==> flow/design.v <==
module alu(
    output[16 - 1:0] data_out,
	 output 							  valid_out,
	 output 							  cmd_out,
	 input [16 - 1:0] data_in,
	 input 							  valid_in,
	 input 							  cmd_in,
	 output 									 amm_read,
	 output[8 - 1:0] amm_address,
	 input [8 - 1:0] amm_readdata,
	 input 									 amm_waitrequest,
	 input[1:0] 							 amm_response,
	 input clk,
	 input rst_n
    );
	reg[2:0] state;
	reg[5:0] nof_operands; 				 
	reg[3:0] opcode; 						 
	reg[7:0] operand[0:63];				 
	reg error;								 
	reg[11:0] result;						 
	reg[5:0] last_index;					 
	reg[5:0] current_index;				 
	reg[5:0] nof;							 
	reg      first_indirect;			 
	reg[7:0] shiftop1, shiftop2;
	wire[1:0] mod = data_in[9:8];		 
	wire[7:0] operand_dir = data_in[7:0];
	wire[7:0] cur_address = operand[current_index];
	wire      bad_address = (cur_address > 'h0F && cur_address < 'h30) || (cur_address > 'h7F && cur_address < 'hA0);
	wire      payload_beat = valid_in && !cmd_in;
	always @(posedge clk) begin
		if(!rst_n) begin
			state <= 3'd0;
		end
		else begin
		case(state)
			3'd0: begin
						if(cmd_in == 1 && valid_in == 1) begin
							opcode <= data_in[11:8];
							nof_operands <= data_in[5:0];
							nof <= data_in[5:0];
							last_index <= 0;
							current_index <= 0;
							first_indirect <= 0;
							shiftop1 <= 0;
							shiftop2 <= 0;
							error <= 0;
							result <= (data_in[11:8] == 1) ? 12'hFFF : 12'h000;
							state <= 3'd1;
							if(data_in[5:0] == 0) begin
								error <= 1;
								state <= 3'd2;
							end
							if(data_in[5:0] != 1 && (data_in[11:8] == 4 || data_in[11:8] == 5 || data_in[11:8] == 6 || data_in[11:8] == 7)) begin
								error <= 1;
								state <= 3'd2;
							end
							if(data_in[5:0] != 2 && (data_in[11:8] == 8 || data_in[11:8] == 9))
								error <= 1;
						end
			end
			3'd1: begin
						if(payload_beat) begin
							if(mod == 2'b00) begin
								case(opcode)
									0: result <= result + operand_dir;
									1: result <= result & operand_dir;
									2:  result <= result | operand_dir;
									3: result <= result ^ operand_dir;
									4: result <= ~{4'b0, operand_dir};
									5: result <= operand_dir + 12'd1;
									6: result <= operand_dir - 12'd1;
									7: result <= ~{4'b0, operand_dir} + 12'd1;
									8, 9: begin
										if(nof == nof_operands) shiftop1 <= operand_dir;
										else shiftop2 <= operand_dir;
									end
									default: ;
								endcase
							end
							if(mod == 2'b01) begin
								operand[last_index] <= operand_dir;
								last_index <= last_index + 1;
								if(nof == nof_operands) first_indirect <= 1;
							end
							nof <= nof - 1;
							if(nof == 1) begin
								if(error || (last_index == 0 && mod != 2'b01))
									state <= 3'd2;
								else
									state <= 3'd4;
							end
						end
			end
			3'd4: begin
				if(bad_address) begin
					error <= 1;
					state <= 3'd2;
				end
				else if(amm_waitrequest == 0) begin
					if(amm_response != 2'b00) begin
						error <= 1;
						state <= 3'd2;
					end
					else begin
						current_index <= current_index + 1;
						case(opcode)
							0: result <= result + amm_readdata;
							1: result <= result & amm_readdata;
							2:  result <= result | amm_readdata;
							3: result <= result ^ amm_readdata;
							4: result <= ~{4'b0, amm_readdata};
							5: result <= amm_readdata + 12'd1;
							6: result <= amm_readdata - 12'd1;
							7: result <= ~{4'b0, amm_readdata} + 12'd1;
							8, 9: begin
								if(first_indirect && current_index == 0) shiftop1 <= amm_readdata;
								else shiftop2 <= amm_readdata;
							end
							default: ;
						endcase
						if(current_index + 1 == last_index)
							state <= 3'd2;
					end
				end
			end
			3'd2: state <= 3'd3;
			default: state <= 3'd0;
		endcase
		end
	end
	reg[16 - 1:0]  		reg_data_out;
	reg 							  		reg_valid_out;
	reg 							  		reg_cmd_out;
	reg[11:0]                     final_result;
	always @(*) begin
		final_result = result;
		if(opcode == 4 || opcode == 7)
			final_result = {4'b0, result[7:0]};
		if(opcode == 8)
			final_result = {4'b0, shiftop1} >> shiftop2;
		if(opcode == 9)
			final_result = {4'b0, shiftop1 << shiftop2};
		if(error == 1)
			final_result = 12'hBAD;
		reg_data_out = 0;
		reg_valid_out = 0;
		reg_cmd_out = 0;
		if(state == 3'd2) begin
			reg_data_out[4] = error;
			reg_data_out[3:0] = opcode;
			reg_valid_out = 1;
			reg_cmd_out = 1;
		end
		if(state == 3'd3) begin
			reg_data_out[11:0] = final_result;
			reg_valid_out = 1;
		end
	end
	assign data_out = reg_data_out;
	assign valid_out = reg_valid_out;
	assign cmd_out = reg_cmd_out;
	assign amm_address = cur_address;
	assign amm_read = (state == 3'd4) && !bad_address;
endmodule
# Tool chain data of alu
# Each step is given for the RTL above and for the edited RTL.
# Lines under "orig" count in the file above, lines under "edited" in the edited file.
# "diff": "edited" minus "orig" as printed here.
# Library cell names are shortened.
# The mark n/a stands for no value.
[setup]
design = "alu"
clk_port = "clk"
library = "sky130hd"
pvt_corner = "tt_025C_1v80"

# The edit
# Unified diff, file above to edited file.
# This change comes from a script, not from a designer; no optimisation was intended.
# begin of diff
@@ -19,5 +19,5 @@
 	reg[7:0] operand[0:63];				 
 	reg error;								 
-	reg[11:0] result;						 
+	reg[14:0] result;						 
 	reg[5:0] last_index;					 
 	reg[5:0] current_index;				 
# end of diff

# Word level
# Source: Yosys, flattened and elaborated, memories not mapped. Widths are those after wreduce. Print and check cells do not count. Equal cells are merged and count once.
# Memory sizes are those after Yosys's memory passes, which may raise the word count (mostly to a power of two), join words into wider ones and drop unused or constant bits.
[bits]
columns = ["item", "orig", "edited", "diff"]
rows = [
  ["latchBits", 0, 0, 0],
  ["clocked_rd_ports_x_width", 8, 8, 0],
  ["mem_bits_rw", 512, 512, 0],
  ["ff_bits", 61, 64, 3],
  ["word_cells", 210, 210, 0],
  ["mem_count", 1, 1, 0],
  ["out_inout_bits", 27, 27, 0],
  ["rom_bits", 0, 0, 0],
]
[mem_list]
columns = ["item", "orig", "edited"]
rows = [
  ["mem_shapes", "operand 64 x 8 bit 1R1W", "operand 64 x 8 bit 1R1W"],
]
[op_classes]
columns = ["item", "orig", "edited", "diff"]
rows = [
  ["reduce_logical", 39, 39, 0],
  ["addsub", 11, 11, 0],
  ["shifts", 2, 2, 0],
  ["div", 0, 0, 0],
  ["mux", 88, 88, 0],
  ["n_cmp", 4, 4, 0],
  ["equal", 46, 46, 0],
  ["mul", 0, 0, 0],
  ["logic", 8, 8, 0],
]
[op_table]
columns = ["op", "orig", "edited", "diff"]
rows = [
  ["12-bit two-way mux", 12, 6, -6],
  ["15-bit two-way mux", 0, 6, 6],
  ["12-bit by 1-bit adder with 12-bit output with constant B", 2, 0, -2],
  ["12-bit by 8-bit adder with 12-bit output", 2, 0, -2],
  ["12-bit by 8-bit bitwise AND with 12-bit output", 2, 0, -2],
  ["8-bit inverter with 12-bit output", 2, 0, -2],
  ["12-bit by 8-bit OR with 12-bit output", 2, 0, -2],
  ["12-bit case mux with 8-bit select", 2, 0, -2],
  ["12-bit by 8-bit XOR with 12-bit output", 2, 0, -2],
  ["15-bit by 1-bit adder with 15-bit output with constant B", 0, 2, 2],
  ["15-bit by 8-bit adder with 15-bit output", 0, 2, 2],
  ["15-bit by 8-bit bitwise AND with 15-bit output", 0, 2, 2],
  ["8-bit inverter with 15-bit output", 0, 2, 2],
  ["15-bit by 8-bit OR with 15-bit output", 0, 2, 2],
  ["15-bit case mux with 8-bit select", 0, 2, 2],
  ["15-bit by 8-bit XOR with 15-bit output", 0, 2, 2],
  ["12-bit case mux with 3-bit select", 1, 0, -1],
  ["15-bit case mux with 3-bit select", 0, 1, 1],
  ["8-bit two-way mux", 23, 23, 0],
  ["1-bit two-way mux", 18, 18, 0],
  ["2-bit inequality test with constant B", 14, 14, 0],
  ["6-bit two-way mux", 13, 13, 0],
  ["1-bit logical AND", 9, 9, 0],
  ["4-bit by 3-bit == test with 1-bit output with constant B", 8, 8, 0],
  ["3-bit two-way mux", 8, 8, 0],
  ["1-bit logical OR", 7, 7, 0],
  ["4-bit == test with constant B", 4, 4, 0],
  ["6-bit zero test", 3, 3, 0],
]
# Not every row of either side is listed.

# Longest topological paths
# Longest topological path by Yosys (ltp), each cell counted once; first at word level (registers and memories cut), then after technology mapping (sequential cells cut; the memories' decode and read muxes count).
[depth]
columns = ["item", "orig", "edited", "diff"]
rows = [
  ["ltp_word", 9, 9, 0],
  ["ABC_AREA", "0", "0", "n/a"],
  ["ltp_mapped", 14, 14, 0],
]

# Netlist
# Yosys stat after the flow's synthesis: flattened, memories mapped to cells. It holds for the ABC_AREA given above (unset counts as 0); a run with the other value may have another netlist.
[mapped]
columns = ["item", "orig", "edited", "diff"]
rows = [
  ["ff_cells", 581, 581, 0],
  ["sequential_area_um2", 17336.6, 17336.6, 0.0],
  ["mapped_area_um2", 26660.6, 26414.1, -246.5],
  ["cells", 1730, 1673, -57],
]
[types]
columns = ["cell_type", "orig", "edited", "diff"]
rows = [
  ["o21ai_0", 84, 70, -14],
  ["a221oi_1", 8, 20, 12],
  ["nand2_1", 103, 92, -11],
  ["a31oi_1", 14, 4, -10],
  ["nor3_1", 29, 20, -9],
  ["mux2i_1", 23, 15, -8],
  ["and2_1", 13, 5, -8],
  ["a222oi_1", 10, 2, -8],
  ["a22oi_1", 10, 17, 7],
  ["inv_1", 50, 44, -6],
  ["buf_6", 11, 5, -6],
  ["o21a_1", 1, 7, 6],
  ["mux4_1", 0, 6, 6],
  ["mux4_2", 150, 145, -5],
  ["nor2_1", 135, 140, 5],
  ["xor2_1", 14, 19, 5],
  ["or3_1", 10, 5, -5],
  ["o22a_1", 0, 5, 5],
]
# Not every row of either side is listed.

# Timing after synthesis
# OpenSTA on the mapped netlist: ideal clock, no wires. The path of least setup slack (recovery checks aside). Input and output delay are each 20% of the period. Register names are those of the netlist, which keeps one name where synthesis merged equal registers.
[synth_timing]
columns = ["item", "orig", "edited", "diff"]
rows = [
  ["kind", "flip-flop to output port", "flip-flop to output port", "n/a"],
  ["startpoint", "register (no name shown)", "register (no name shown)", "n/a"],
  ["endpoint", "output amm_address[0]", "output amm_address[0]", "n/a"],
  ["path_buffers", 5, 6, 1],
  ["clock_period_ns", 10.0, 10.0, 0.0],
  ["path_delay_ns", 2.965, 2.989, 0.024],
  ["arrival_time_ns", 2.965, 2.989, 0.024],
  ["launch_ns", 0.000, 0.000, 0.000],
  ["slack_ns", 5.035, 5.011, -0.024],
  ["out_delay_ns", 2.000, 2.000, 0.000],
  ["required_ns", 8.000, 8.000, 0.000],
  ["driving_pins", 9, 10, 1],
  ["period_less_setup_slack_ns", 4.965, 4.989, 0.024],
]
# "path_delay_ns" = arrival - input delay + setup time.
# At an output port there is no setup time.
# "driving_pins" counts driving pins, that of a launching flip-flop among them; a cell with two outputs on the path counts twice.
# "period_less_setup_slack_ns" = period - worst setup slack (recovery checks aside). The figure is calculated, with input and output delays left at 20% of the set period.
[synth_via_orig]
path_cell_list = "dfxtp_1 > buf_2 > buf_2 > buf_2 > clkbuf_1 > buf_1 > mux4_2 > mux4_2 > mux4_2"
[synth_lines_orig]
columns = ["item", "line_no", "rtl"]
rows = [
  ["to (decl)", 9, "output[8 - 1:0] amm_address,"],
]
# orig: No chain of elaborated cells between the ends is given.
[synth_via_edited]
path_cell_list = "dfxtp_1 > buf_4 > buf_4 > buf_4 > buf_4 > clkbuf_1 > clkbuf_1 > mux4_2 > mux4_2 > mux4_2"
[synth_lines_edited]
columns = ["item", "line_no", "rtl"]
rows = [
  ["to (decl)", 9, "output[8 - 1:0] amm_address,"],
]
# edited: No chain of elaborated cells between the ends is given.

# Path in the finished layout
# Path of least setup slack in the final report of the runs of pair 1 (OpenROAD, finished layout, wires in). Where an end is a register, its clock arrival counts in the times.
[layout_timing]
columns = ["item", "orig", "edited", "diff"]
rows = [
  ["kind", "flip-flop to output port", "flip-flop to output port", "n/a"],
  ["startpoint", "register (no name shown)", "register (no name shown)", "n/a"],
  ["endpoint", "output amm_read", "output amm_read", "n/a"],
  ["path_buffers", 3, 2, -1],
  ["driving_pins", 11, 10, -1],
  ["clock_period_ns", 7.02, 7.02, 0.00],
  ["arrival_time_ns", 4.85, 4.54, -0.31],
  ["out_delay_ns", 1.40, 1.40, 0.00],
  ["launch_ns", 0.62, 0.62, 0.00],
  ["required_ns", 5.62, 5.62, 0.00],
  ["slack_ns", 0.77, 1.07, 0.30],
]
[layout_via_orig]
path_cell_list = "dfxtp_4 > buf_4 > mux4_2 > mux2_2 > o21ai_0 > o22ai_1 > a211o_1 > a21oi_1 > buf_4 > nor2_1 > clkdlybuf4s50_1"
[layout_lines_orig]
columns = ["item", "line_no", "rtl"]
rows = [
  ["to (decl)", 8, "output amm_read,"],
]
# orig: No chain of elaborated cells between the ends is given.
[layout_via_edited]
path_cell_list = "dfxtp_4 > buf_12 > mux4_2 > nor3b_1 > a21oi_1 > o211ai_1 > o31ai_2 > o21ba_4 > nor3_2 > clkdlybuf4s50_1"
[layout_lines_edited]
columns = ["item", "line_no", "rtl"]
rows = [
  ["to (decl)", 8, "output amm_read,"],
]
# edited: No chain of elaborated cells between the ends is given.

# Flow runs
# Both versions went through the flow (Yosys, OpenROAD) with the same settings in each pair. Constraints: input delay and output delay 20% of the set period each, output load 0.01 pF.
[settings_pair_1]
CORE_UTILIZATION = 40
PLACE_DENSITY = 0.6
period_ns = 7.02
CAP_MARGIN = 20
CORE_MARGIN = 2
SLEW_MARGIN = 20
[results_pair_1]
columns = ["item", "orig", "edited", "diff"]
rows = [
  ["ws_setup_ns", 0.768, 1.071, 0.303],
  ["design.die.area_um2", 68733.1, 68108.0, -625.1],
  ["totalPower_uw", 7569, 7521, -48],
  ["post_route_stdcell_area_um2", 29873.7, 29673.5, -200.2],
  ["yosys_chip_area_um2", 26660.6, 26414.1, -246.5],
  ["post_route_util_frac", 0.454, 0.453, -0.001],
  ["fin_hold_ws_ns", 0.565, 0.585, 0.020],
  ["final_setup_tns_ns", 0.000, 0.000, 0.000],
  ["clock_period_reached_ns", 6.252, 5.949, -0.303],
]
[settings_pair_2]
CAP_MARGIN = 20
CELL_PAD_IN_SITES_GLOBAL_PLACEMENT = 3
CORE_ASPECT_RATIO = 0.61
CORE_UTILIZATION = 41
GPL_ROUTABILITY_DRIVEN = 0
MAX_ROUTING_LAYER = "met5"
PLACE_DENSITY_LB_ADDON = 0.14
period_ns = 4.92
CORE_MARGIN = 2
SLEW_MARGIN = 20
[results_pair_2]
columns = ["item", "orig", "edited", "diff"]
rows = [
  ["ws_setup_ns", 0.109, 0.170, 0.061],
  ["design.die.area_um2", 67145.0, 66533.9, -611.1],
  ["totalPower_uw", 10740, 10521, -219],
  ["post_route_stdcell_area_um2", 30599.3, 29997.5, -601.8],
  ["yosys_chip_area_um2", 26660.6, 26414.1, -246.5],
  ["post_route_util_frac", 0.479, 0.472, -0.007],
  ["fin_hold_ws_ns", 0.638, 0.584, -0.054],
  ["final_setup_tns_ns", 0.000, 0.000, 0.000],
  ["clock_period_reached_ns", 4.811, 4.750, -0.061],
]
# "clock_period_reached_ns" is the run's clock period less its worst setup slack. It is reckoned from that one timing run; input and output delays stay at 20% of the period that was set.
# "totalPower_uw" is the tool's figure for a default switching activity; nothing was simulated.
